==> flow/design.v <==
`timescale 1ns/1ns
module alu(
    input [3:0] op,
    input [WIDTH-1:0] a,
    input [WIDTH-1:0] b,
    output reg [WIDTH-1:0] result,
    input [3:0] cc_in,
    output logic [3:0] cc_out
);
parameter WIDTH = 16;
wire a_neg = a[WIDTH-1];
wire b_neg = b[WIDTH-1];
wire result_neg = result[WIDTH-1];
wire [WIDTH-1:0] carry_in = { 15'b0, cc_in[1] };
typedef enum logic [1:0] {
    CC_WB_NONE,
    CC_WB_NZCV,
    CC_WB_NZ
} cc_wb_type;
cc_wb_type cc_wb;
always_comb begin
    cc_out = cc_in;
    cc_wb = CC_WB_NONE;
    case (op)
          4'b0000: begin
            result = a + b;
        end
          4'b0001: begin
            cc_wb = CC_WB_NZCV;
            result = a + b + carry_in;
        end
          4'b0010: begin
            cc_wb = CC_WB_NZCV;
            result = a + b + carry_in;
        end
          4'b0011: begin
            cc_wb = CC_WB_NZCV;
            result = a - b;
        end
          4'b0100: begin
            cc_wb = CC_WB_NZCV;
            result = a - b - carry_in;
        end
          4'b0101: begin
            cc_wb = CC_WB_NZ;
            result = a & b;
        end
          4'b0110: begin
            cc_wb = CC_WB_NZ;
            result = a | b;
        end
          4'b0111: begin
            cc_wb = CC_WB_NZ;
            result = a ^ b;
        end
          4'b1000: begin
            cc_wb = CC_WB_NZ;
            result = a << b;
        end
          4'b1001: begin
            cc_wb = CC_WB_NZ;
            result = a >> b;
        end
          4'b1010: begin
            cc_wb = CC_WB_NZ;
            result = $signed(a) >>> b;  
        end
          4'b1011: begin
            cc_wb = CC_WB_NZ;
            result = ($signed(a) >>> b) | (a << (WIDTH-b));  
        end
          4'b1100: result = a + b;
          4'b1101: result = a + b;
                  default: result = 16'bX;
    endcase
    if (cc_wb == CC_WB_NZ || cc_wb == CC_WB_NZCV) begin
        cc_out[3] = result_neg;
        cc_out[2] = result == 16'b0;
    end
    if (cc_wb == CC_WB_NZCV) begin
        cc_out[1] = (a_neg & b_neg) ||  
            ((a_neg ^ b_neg) && !result_neg);  
        cc_out[0] = !(a_neg ^ b_neg) && (a_neg ^ result_neg);
    end
end
endmodule
`timescale 1ns/1ns
module regfile(
    input clk,
    input rst,
    input [RADDRWIDTH-1:0] raddr_a,
    output logic [REGWIDTH-1:0] rdata_a,
    input [RADDRWIDTH-1:0] raddr_b,
    output logic [REGWIDTH-1:0] rdata_b,
    input [RADDRWIDTH-1:0] raddr_c,
    output logic [REGWIDTH-1:0] rdata_c,
    input we,
    input [RADDRWIDTH-1:0] waddr,
    input [REGWIDTH-1:0] wdata
);
parameter RADDRWIDTH = 3;
parameter REGWIDTH = 16;
reg [REGWIDTH-1:0] r[2**RADDRWIDTH-1:1];
always_comb begin
    if (raddr_a != 0)
        rdata_a = r[raddr_a];
    else
        rdata_a = 0;
    if (raddr_b != 0)
        rdata_b = r[raddr_b];
    else
        rdata_b = 0;
    if (raddr_c != 0)
        rdata_c = r[raddr_c];
    else
        rdata_c = 0;
end
always_ff @(posedge clk) begin
    if (rst) begin
        for (int i = 1; i < 2**RADDRWIDTH; i++)
            r[i] <= 0;
    end else begin
        if (we && waddr != 0) begin
            r[waddr] <= wdata;
        end
    end
end
endmodule
`timescale 1ns/1ns
module cpu(
    input clk,
    input rst,
    output [IADDRWIDTH-1:0] addr,
    input  [DWIDTH-1:0] rdata,
    output logic [DWIDTH-1:0] wdata,
    output re,
    output we
);
localparam IADDRWIDTH = 16;
localparam IWIDTH = 16;
localparam DADDRWIDTH = 16;
localparam DWIDTH = 16;
logic ifetch_active;
logic load_active;
logic store_active;
logic [IADDRWIDTH-1:0] ifetch_address;
logic [IADDRWIDTH-1:0] load_store_address;
assign addr = (load_active || store_active) ? load_store_address :
                ifetch_active ? ifetch_address : 16'dX;
wire ifetch_bus_cycle = ifetch_active && !(load_active || store_active);
assign re = ifetch_active || load_active;
assign we = store_active;
reg [IADDRWIDTH-1:0] pc;
logic [IADDRWIDTH-1:0] s1_ifetch;
logic [IADDRWIDTH-1:0] pc_next;
logic s1_ifetch_valid;
logic s2_to_s1_take_branch;
logic s2_to_s1_stall;
logic [IADDRWIDTH-1:0] s2_pc_next;
assign ifetch_address = pc_next;
always_comb begin
    if (rst) begin
        pc_next = 16'hffff;
        ifetch_active = 0;
    end else if (s2_to_s1_stall) begin
        pc_next = pc;
        ifetch_active = 1;
    end else begin
        pc_next = s2_to_s1_take_branch ? s2_pc_next : pc + 16'd1;  
        ifetch_active = 1;
    end
    s1_ifetch = rdata;  
end
always_ff @(posedge clk) begin
    pc <= pc_next;
    s1_ifetch_valid <= ifetch_bus_cycle;
end
reg [IADDRWIDTH-1:0] ir;
reg [15:0] mem_immediate;
logic [15:0] mem_immediate_next;
reg [15:0] reg_lr;
reg [15:0] reg_sp;
reg [3:0]  reg_cc;
logic [15:0] reg_lr_next;
logic [15:0] reg_sp_next;
logic [3:0]  reg_cc_next;
wire reg_cc_n = reg_cc[3];
wire reg_cc_z = reg_cc[2];
wire reg_cc_c = reg_cc[1];
wire reg_cc_v = reg_cc[0];
wire [4:0] op = ir[15:11];
wire [3:0] alu_op = ir[14:11];
wire [2:0] reg_d = ir[10:8];
wire [2:0] reg_a = ir[7:5];
wire [1:0] reg_b_addr_mode = ir[4:3];
wire [2:0] reg_b = ir[2:0];
wire [15:0] reg_b_imm = ir[3] ? { 12'b111111111111, ir[3:0] } : { 12'b0, ir[3:0] };
wire is_load = (op == 5'b01100);
wire is_store = (op == 5'b01101);
wire [3:0] branch_cc = ir[13:10];
wire [15:0] branch_short_offset = ir[9] ? { 6'b111111, ir[9:0] } : { 6'b0, ir[9:0] };
wire branch_link = ir[9];
wire branch_reg_special = ir[3];
wire [2:0] branch_reg = reg_b;
logic [15:0] reg_a_out;
logic [15:0] reg_b_out;
logic [15:0] reg_d_out;
logic [15:0] alu_a_in;
logic [15:0] alu_b_in;
logic [15:0] alu_result;
logic [3:0] alu_cc;
logic do_reg_writeback;
logic [15:0] writeback_result;
logic reg_d_special;
typedef enum logic [2:0] {
    DECODE,
    IR_IMMEDIATE,
    LS1,
    LS2,
    BRANCH_DELAY
} state_t;
state_t state;
state_t state_next;
always_comb begin
    state_next = state;
    mem_immediate_next = mem_immediate;
    reg_cc_next = reg_cc;
    reg_lr_next = reg_lr;
    reg_sp_next = reg_sp;
    reg_d_special = 1'bX;
    s2_pc_next = 16'bX;
    alu_a_in = 16'bX;
    alu_b_in = 16'bX;
    s2_to_s1_take_branch = 0;
    s2_to_s1_stall = 0;
    do_reg_writeback = 0;
    writeback_result = 16'bX;
    load_active = 0;
    store_active = 0;
    wdata = 16'bX;
    load_store_address = 16'bX;
    casez (op)
    5'b10???: begin  
        if (branch_cc != 4'b1111) begin
            case (state)
                DECODE: begin
                    s2_pc_next = pc + branch_short_offset;
                    case (branch_cc)
                          4'b0000: s2_to_s1_take_branch = reg_cc_z;
                          4'b0001: s2_to_s1_take_branch = !reg_cc_z;
                       4'b0010: s2_to_s1_take_branch = reg_cc_c;
                       4'b0011: s2_to_s1_take_branch = !reg_cc_c;
                          4'b0100: s2_to_s1_take_branch = reg_cc_n;
                          4'b0101: s2_to_s1_take_branch = !reg_cc_n;
                          4'b0110: s2_to_s1_take_branch = reg_cc_v;
                          4'b0111: s2_to_s1_take_branch = !reg_cc_v;
                          4'b1000: s2_to_s1_take_branch = reg_cc_v && !reg_cc_z;
                          4'b1001: s2_to_s1_take_branch = !reg_cc_v || reg_cc_z;
                          4'b1010: s2_to_s1_take_branch = reg_cc_n == reg_cc_v;
                          4'b1011: s2_to_s1_take_branch = reg_cc_n != reg_cc_v;
                          4'b1100: s2_to_s1_take_branch = !reg_cc_z && (reg_cc_n == reg_cc_v);
                          4'b1101: s2_to_s1_take_branch = reg_cc_z || (reg_cc_n != reg_cc_v);
                          4'b1110: s2_to_s1_take_branch = 1;
                          4'b1111: s2_to_s1_take_branch = 0;
                    endcase
                    if (s2_to_s1_take_branch) begin
                        state_next = BRANCH_DELAY;
                    end
                end
                BRANCH_DELAY: begin
                    state_next = DECODE;
                end
                default: ;
            endcase
        end else if (branch_reg_special | branch_reg != 0) begin
            case (state)
                DECODE: begin
                    if (branch_reg_special) begin
                        case (branch_reg)
                            3'd0: s2_pc_next = reg_lr;
                            3'd1: s2_pc_next = reg_sp;
                            default: s2_pc_next = pc;  
                        endcase
                    end else begin
                        s2_pc_next = reg_b_out;
                    end
                    s2_to_s1_take_branch = 1;
                    state_next = BRANCH_DELAY;
                    if (branch_link) begin
                       reg_lr_next = pc;
                    end
                end
                BRANCH_DELAY: begin
                    state_next = DECODE;
                end
                default: ;
            endcase
        end else begin
            case (state)
                DECODE: begin
                    state_next = IR_IMMEDIATE;
                    mem_immediate_next = s1_ifetch;
                end
                IR_IMMEDIATE: begin
                    s2_pc_next = pc + mem_immediate;
                    s2_to_s1_take_branch = 1;
                    state_next = BRANCH_DELAY;
                    if (branch_link) begin
                       reg_lr_next = pc;
                    end
                end
                BRANCH_DELAY: begin
                    state_next = DECODE;
                end
                default: ;
            endcase
        end
    end  
    5'b00???,
    5'b010??: begin  
        alu_a_in = reg_a_out;
        writeback_result = alu_result;
        casez (reg_b_addr_mode)
            2'b0?: begin  
                alu_b_in = reg_b_imm;
                do_reg_writeback = 1;
                reg_cc_next = alu_cc;
            end
            2'b10: begin  
                alu_b_in = reg_b_out;
                do_reg_writeback = 1;
                reg_cc_next = alu_cc;
            end
            2'b11: begin  
                if (ir[2]) begin
                    case (state)
                        DECODE: begin
                            state_next = IR_IMMEDIATE;
                            mem_immediate_next = s1_ifetch;
                        end
                        IR_IMMEDIATE: begin
                            state_next = DECODE;
                            alu_b_in = mem_immediate;
                        end
                        default: ;
                    endcase
                end else begin
                    alu_b_in = 16'd0;
                end
                if (state_next == DECODE) begin
                    do_reg_writeback = 1;
                    reg_cc_next = alu_cc;
                    if (ir[1]) begin
                        do_reg_writeback = 0;
                        case (reg_d)
                            3'd0: reg_lr_next = alu_result;
                            3'd1: reg_sp_next = alu_result;
                            default: ;  
                        endcase
                    end
                    if (ir[0]) begin
                        case (reg_a)
                            3'd0: alu_a_in = reg_lr;
                            3'd1: alu_a_in = reg_sp;
                            default: alu_a_in = 16'd0;  
                        endcase
                    end
                end
            end
        endcase
    end  
    5'b0110?: begin  
        alu_a_in = reg_a_out;
        reg_d_special = 0;
        casez (reg_b_addr_mode)
            2'b0?: begin  
                alu_b_in = reg_b_imm;
            end
            2'b10: begin  
                alu_b_in = reg_b_out;
            end
            2'b11: begin  
                if (ir[2]) begin
                    case (state)
                        DECODE: begin
                            state_next = IR_IMMEDIATE;
                            mem_immediate_next = s1_ifetch;
                        end
                        IR_IMMEDIATE: begin
                            state_next = DECODE;
                            alu_b_in = mem_immediate;
                        end
                        default: ;
                    endcase
                end else begin
                    alu_b_in = 16'd0;
                end
                if (ir[1]) begin
                    reg_d_special = 1;
                end
                if (ir[0]) begin
                    case (reg_a)
                        3'd0: alu_a_in = reg_lr;
                        3'd1: alu_a_in = reg_sp;
                        default: alu_a_in = 16'd0;  
                    endcase
                end
            end
        endcase
        if (is_load) begin
            if (state_next != IR_IMMEDIATE) begin
                case (state)
                    IR_IMMEDIATE, DECODE: begin
                        state_next = LS1;
                        load_store_address = alu_result;
                        load_active = 1;
                        s2_to_s1_stall = 1;
                    end
                    LS1: begin
                        state_next = LS2;
                        s2_to_s1_stall = 1;
                        if (reg_d_special) begin
                            case (reg_d)
                                3'd0: reg_lr_next = rdata;
                                3'd1: reg_sp_next = rdata;
                                3'd2: ;  
                                3'd3: reg_cc_next = rdata[3:0];
                                default: ;  
                            endcase
                        end else begin
                            writeback_result = rdata;
                            do_reg_writeback = 1;
                        end
                    end
                    LS2: begin
                        state_next = DECODE;
                    end
                    default: ;
                endcase
            end
        end else begin
            if (state_next != IR_IMMEDIATE) begin
                case (state)
                    IR_IMMEDIATE, DECODE: begin
                        state_next = LS1;
                        load_store_address = alu_result;
                        store_active = 1;
                        s2_to_s1_stall = 1;
                        if (reg_d_special) begin
                            case (reg_d)
                                3'd0: wdata = reg_lr;
                                3'd1: wdata = reg_sp;
                                3'd2: wdata = pc;
                                3'd3: wdata = { 12'd0, reg_cc };
                                default: wdata = 16'd0;  
                            endcase
                        end else begin
                            wdata = reg_d_out;
                        end
                    end
                    LS1: begin
                        state_next = LS2;
                        s2_to_s1_stall = 1;
                    end
                    LS2: begin
                        state_next = DECODE;
                    end
                    default: ;
                endcase
            end
            if (state_next == LS1) begin
            end
        end
    end
    5'b0111?: begin  
    end
    5'b11???: begin  
    end
    endcase
end
always_ff @(posedge clk) begin
    if (rst) begin
        ir <= 0;
        state <= DECODE;
        mem_immediate <= 0;
        reg_cc <= 0;
        reg_lr <= 0;
        reg_sp <= 0;
    end else begin
        if (state_next == DECODE) begin
            if (s1_ifetch_valid) begin
                ir <= s1_ifetch;
            end else begin
                ir <= 0;  
            end
        end
        state <= state_next;
        mem_immediate <= mem_immediate_next;
        reg_cc <= reg_cc_next;
        reg_lr <= reg_lr_next;
        reg_sp <= reg_sp_next;
    end
end
regfile regs(
    .clk(clk),
    .rst(rst),
    .raddr_a(reg_a),
    .rdata_a(reg_a_out),
    .raddr_b(reg_b),
    .rdata_b(reg_b_out),
    .raddr_c(reg_d),
    .rdata_c(reg_d_out),
    .we(do_reg_writeback),
    .waddr(reg_d),
    .wdata(writeback_result)
);
alu alu(
    .op(alu_op),
    .a(alu_a_in),
    .b(alu_b_in),
    .result(alu_result),
    .cc_in(reg_cc),
    .cc_out(alu_cc)
);
endmodule
* Reports on cpu
The steps from the RTL of cpu to its reports follow in flow order.
Lines are those of the file above, counted from 1.
Operators carry their Yosys type and port widths (W data, S select, Z words).
Cell names lack the library's common part.
Not given: --
- Top :: cpu
- Clock :: clk
- Cell library :: sky130hd
- Corner :: tt_025C_1v80

* After elaboration
Source: Yosys, flattened and elaborated, memories not mapped. Widths are those after wreduce. Print and check cells do not count.
Yosys's memory passes give these memory sizes; they may raise the number of words (mostly to a power of two), join words into wider ones and drop unused or constant bits.
- Cells after elaboration :: 299
- Bits in writable memories :: 128
- Memories :: 1
- Register bits after elaboration :: 88
** Memory list
- regs.r :: words 8, width 16, RTL line 103 : reg [REGWIDTH-1:0] r[2**RADDRWIDTH-1:1];
- $add $sub $neg :: 8
- Reduce/logical cells :: 49
- Multiplexer cells :: 148
- Shifts and indexed selects :: 5
- Bitwise gates (word level) :: 11
- Eq/ne operators :: 69
** Operators with widths (number)
- $mux W16 :: 65
- $pmux W16 S2 :: 8
- $pmux W16 S11 :: 1
- $pmux W16 S3 :: 2
- $pmux W16 S4 :: 1
- $eq A4 B4 Y1 const B :: 14
- $add A16 B16 Y16 :: 3
- $mux W3 :: 16
- $eq A4 B3 Y1 const B :: 10
- $or A16 B16 Y16 :: 2
- $sshr A16 B16 Y16 :: 2
- $shl A16 B32 Y16 :: 1
- $mux W1 :: 30
- $pmux W3 S2 :: 5
- $mux W4 :: 6
- $ne A3 B3 Y1 const B :: 7
- $ne A2 B2 Y1 const B :: 10
- $logic_not A3 Y1 :: 6
- $pmux W3 S3 :: 2
- $sub A5 B16 Y17 const A :: 1
- $add A16 B1 Y16 :: 1
- $sub A16 B1 Y16 :: 1
- $add A16 B1 Y16 const B :: 1
- $sub A16 B16 Y16 :: 1
- $and A16 B16 Y16 :: 1
- $xor A16 B16 Y16 :: 1
- $shl A16 B16 Y16 :: 1
- $shr A16 B16 Y16 :: 1
Other operator kinds: 39; their cells: 90.

* Longest topological paths
Depth = most cells in a row (Yosys ltp): at word level without a register or memory, in the mapped netlist without a sequential cell, where the memories' decode and read muxes count.
- Word-level depth :: 19
- ABC_AREA :: 0
- Gate-level depth with buffers :: 25
- Depth with buffers taken out :: 21

* Mapped cells and area
The flow's flattened synthesis, as Yosys stat reports it; memories are mapped. The netlist is that of the ABC_AREA named above (0 if unset); the other value can give another one.
Totals and module areas in this step are rounded.
** Cell types
- edfxtp_1 :: number 128, total area 3.84E+03 µm²
- dfxtp_1 :: number 101, total area 2.02E+03 µm²
- mux2i_1 :: number 190, total area 1.9E+03 µm²
- mux4_2 :: number 77, total area 1.73E+03 µm²
- nor2_1 :: number 350, total area 1313.76 µm²
- ha_1 :: number 84, total area 1.05E+03 µm²
- nand2_1 :: number 211, total area 792.01 µm²
- a21oi_1 :: number 151, total area 755.725 µm²
- o21ai_0 :: number 107, total area 535.514 µm²
- clkbuf_1 :: number 127, total area 476.707 µm²
- nor3_1 :: number 80, total area 400.384 µm²
- a211oi_1 :: number 50, total area 375.36 µm²
- xnor2_1 :: number 42, total area 367.853 µm²
- inv_1 :: number 88, total area 330.317 µm²
- xor2_1 :: number 29, total area 253.994 µm²
- nand3_1 :: number 50, total area 250.24 µm²
- o22ai_1 :: number 40, total area 250.24 µm²
- o211ai_1 :: number 33, total area 247.738 µm²
Other cell types: 93; their cells: 596.
- Cell area after synthesis :: 21700 µm²
- Standard cells after synthesis :: 2534
- Buffers :: 180
- Flip-flops :: 229
By module: a second synthesis without flattening, with its own total; a netlist apart from the flattened one above.
- Cells (unflattened synthesis) :: 2582
- Area total of the unflattened synthesis :: 21500 µm²
Each row is one instance without its submodules.
** Modules
- cpu :: seq. area 1840 µm², cells 1144, times used 1, area 8260 µm²
- regfile :: seq. area 3360 µm², cells 569, times used 1, area 7260 µm²
- alu :: seq. area 0.0 µm², cells 869, times used 1, area 6000 µm²

* Timing after synthesis
Path of least setup slack by OpenSTA after synthesis, without wires, with an ideal clock, recovery checks aside; 20% of the period is set as input and as output delay. Where synthesis merged equal registers, the netlist keeps one of their names.
- Path kind :: register to output
- Start point :: register (no name shown)
- End point :: output port addr[15]
- Delay of the path :: 5.508 ns
- Path buffers :: 4
- Driving pins on the path :: 25
- Required time :: 8.000 ns
- Data arrival time :: 5.508 ns
- Path slack :: 2.492 ns
- Period :: 10.0 ns
- External output delay :: 2.000 ns
- Launch time at the first pin :: 0.000 ns
- Period reached after synthesis :: 7.508 ns
"delay of the path" = arrival - input delay + setup time.
A path that ends at an output port has no setup time.
"driving pins on the path": output pins that drive a net of the path, with the launching flip-flop's if there is one; two outputs of one cell count as two.
"period reached after synthesis" = period - worst setup slack (recovery checks aside). The figure is calculated, with input and output delays left at 20% of the set period.
- Cells stage by stage :: dfxtp_1 -> buf_6 -> and2_1 -> buf_6 -> a22o_1 -> nor3_2 -> nor2_2 -> inv_2 -> buf_2 -> clkbuf_1 -> ha_1 -> inv_1 -> fa_1 -> a21o_1 -> a211o_1 -> a211o_1 -> a41oi_1 -> xnor2_1 -> a2111oi_0 -> and4b_1 -> xnor3_1 -> nor2_1 -> nor4_2 -> nor2_1 -> a21o_1
** RTL lines, path after synthesis
- end: declaration :: RTL line 133 : output [IADDRWIDTH-1:0] addr,
No chain of elaborated cells between the ends is given.

* Path in the finished layout
From the final timing report of flow run 1: the path of least setup slack in the routed layout; clock arrival at registers is part of the times.
- Path kind :: register to output
- Start point :: register state
- End point :: output port addr[9]
- Launch time at the first pin :: 0.58 ns
- Driving pins on the path :: 20
- Data arrival time :: 7.71 ns
- Period :: 10.0 ns
- Path buffers :: 1
- External output delay :: 2.00 ns
- Path slack :: 0.29 ns
- Required time :: 8.00 ns
An end named without its bit number is one bit of that signal or, where synthesis recoded a state register, one of its new flip-flops.
- Cells stage by stage :: dfxtp_1 -> and3b_1 -> o311ai_2 -> o22a_1 -> ha_1 -> inv_1 -> fa_1 -> a21o_1 -> a211o_1 -> a21oi_1 -> xor2_1 -> o211ai_1 -> nor3_1 -> xor2_1 -> a221oi_1 -> o2111ai_1 -> o22ai_1 -> nor2_1 -> a21o_1 -> clkdlybuf4s50_1
** RTL lines, path post-layout
- start: declaration :: RTL line 222 : state_t state;
- start: assignment :: RTL line 484 : state <= DECODE;
- start: assignment :: RTL line 497 : state <= state_next;
- end: declaration :: RTL line 133 : output [IADDRWIDTH-1:0] addr,
No chain of elaborated cells between the ends is given.

# Flow runs of cpu

Flow measurements of cpu on sky130hd: 4 stored runs with different settings, listed in no order. Input and output delays are each 20% of the period that was set; the output load is 0.01 pF.
"clock period reached" means the clock period less the worst setup slack. The figure is calculated, with input and output delays left at 20% of the set period.
"allowed time less slack (worst setup path)" = time allowed to the worst setup path (clock period - input delay - output delay, where it has them) - its slack; a late launch clock adds to it, a late capture clock takes from it.
By "overall power" is meant OpenSTA's value without simulated activity: inputs other than the clock are taken to toggle once in ten clock periods, and the tool carries that through the logic.
Measured values are rounded.

** Flow run 1
- Settings :: CELL_PAD_IN_SITES_GLOBAL_PLACEMENT=2; CORE_UTILIZATION=40; GPL_ROUTABILITY_DRIVEN=0; period_ns=10.0; CAP_MARGIN=20; CORE_MARGIN=2; SLEW_MARGIN=20
- Chip area after synthesis (Yosys) :: 21700 µm²
- Clock period reached :: 9.711 ns
- Die area :: 56200 µm²
- Post-route utilization :: 45.0%
- Smallest hold slack :: 0.518 ns
- Worst slack on setup checks :: 0.289 ns
- Overall power :: 4.79 mW
- Allowed time less slack (worst setup path) :: 7.71 ns
- Class of the worst setup path :: register to output
- Standard-cell area after routing :: 24200 µm²
- Sum of negative setup slack :: 0.000 ns

** Flow run 2
- Settings :: CORE_ASPECT_RATIO=1.76; CORE_MARGIN=4; CTS_CLUSTER_DIAMETER=196; GPL_TIMING_DRIVEN=0; TNS_END_PERCENT=65; period_ns=10.0; CAP_MARGIN=20; CORE_UTILIZATION=40; SLEW_MARGIN=20
- Chip area after synthesis (Yosys) :: 21700 µm²
- Clock period reached :: 10.102 ns
- Die area :: 58300 µm²
- Post-route utilization :: 45.1%
- Smallest hold slack :: 0.527 ns
- Worst slack on setup checks :: -0.102 ns
- Overall power :: 4.76 mW
- Allowed time less slack (worst setup path) :: 8.10 ns
- Class of the worst setup path :: register to output
- Standard-cell area after routing :: 24300 µm²
- Sum of negative setup slack :: -0.195 ns

** Flow run 3
- Settings :: CORE_UTILIZATION=53; period_ns=9.86; CAP_MARGIN=20; CORE_MARGIN=2; SLEW_MARGIN=20
- Chip area after synthesis (Yosys) :: 21700 µm²
- Clock period reached :: 9.567 ns
- Die area :: 42600 µm²
- Post-route utilization :: 58.5%
- Smallest hold slack :: 0.522 ns
- Worst slack on setup checks :: 0.293 ns
- Overall power :: 4.72 mW
- Allowed time less slack (worst setup path) :: 7.59 ns
- Class of the worst setup path :: register to output
- Standard-cell area after routing :: 23800 µm²
- Sum of negative setup slack :: 0.000 ns

** Flow run 4
- Settings :: CELL_PAD_IN_SITES_DETAIL_PLACEMENT=2; CORE_UTILIZATION=16; CTS_CLUSTER_SIZE=82; GPL_TIMING_DRIVEN=1; MAX_ROUTING_LAYER=met4; PLACE_DENSITY=0.41; SLEW_MARGIN=10; period_ns=9.49; CAP_MARGIN=20; CORE_MARGIN=2
- Chip area after synthesis (Yosys) :: 21700 µm²
- Clock period reached :: 9.249 ns
- Die area :: 139000 µm²
- Post-route utilization :: 19.2%
- Smallest hold slack :: 0.546 ns
- Worst slack on setup checks :: 0.241 ns
- Overall power :: 5.16 mW
- Allowed time less slack (worst setup path) :: 7.35 ns
- Class of the worst setup path :: register to output
- Standard-cell area after routing :: 26000 µm²
- Sum of negative setup slack :: 0.000 ns
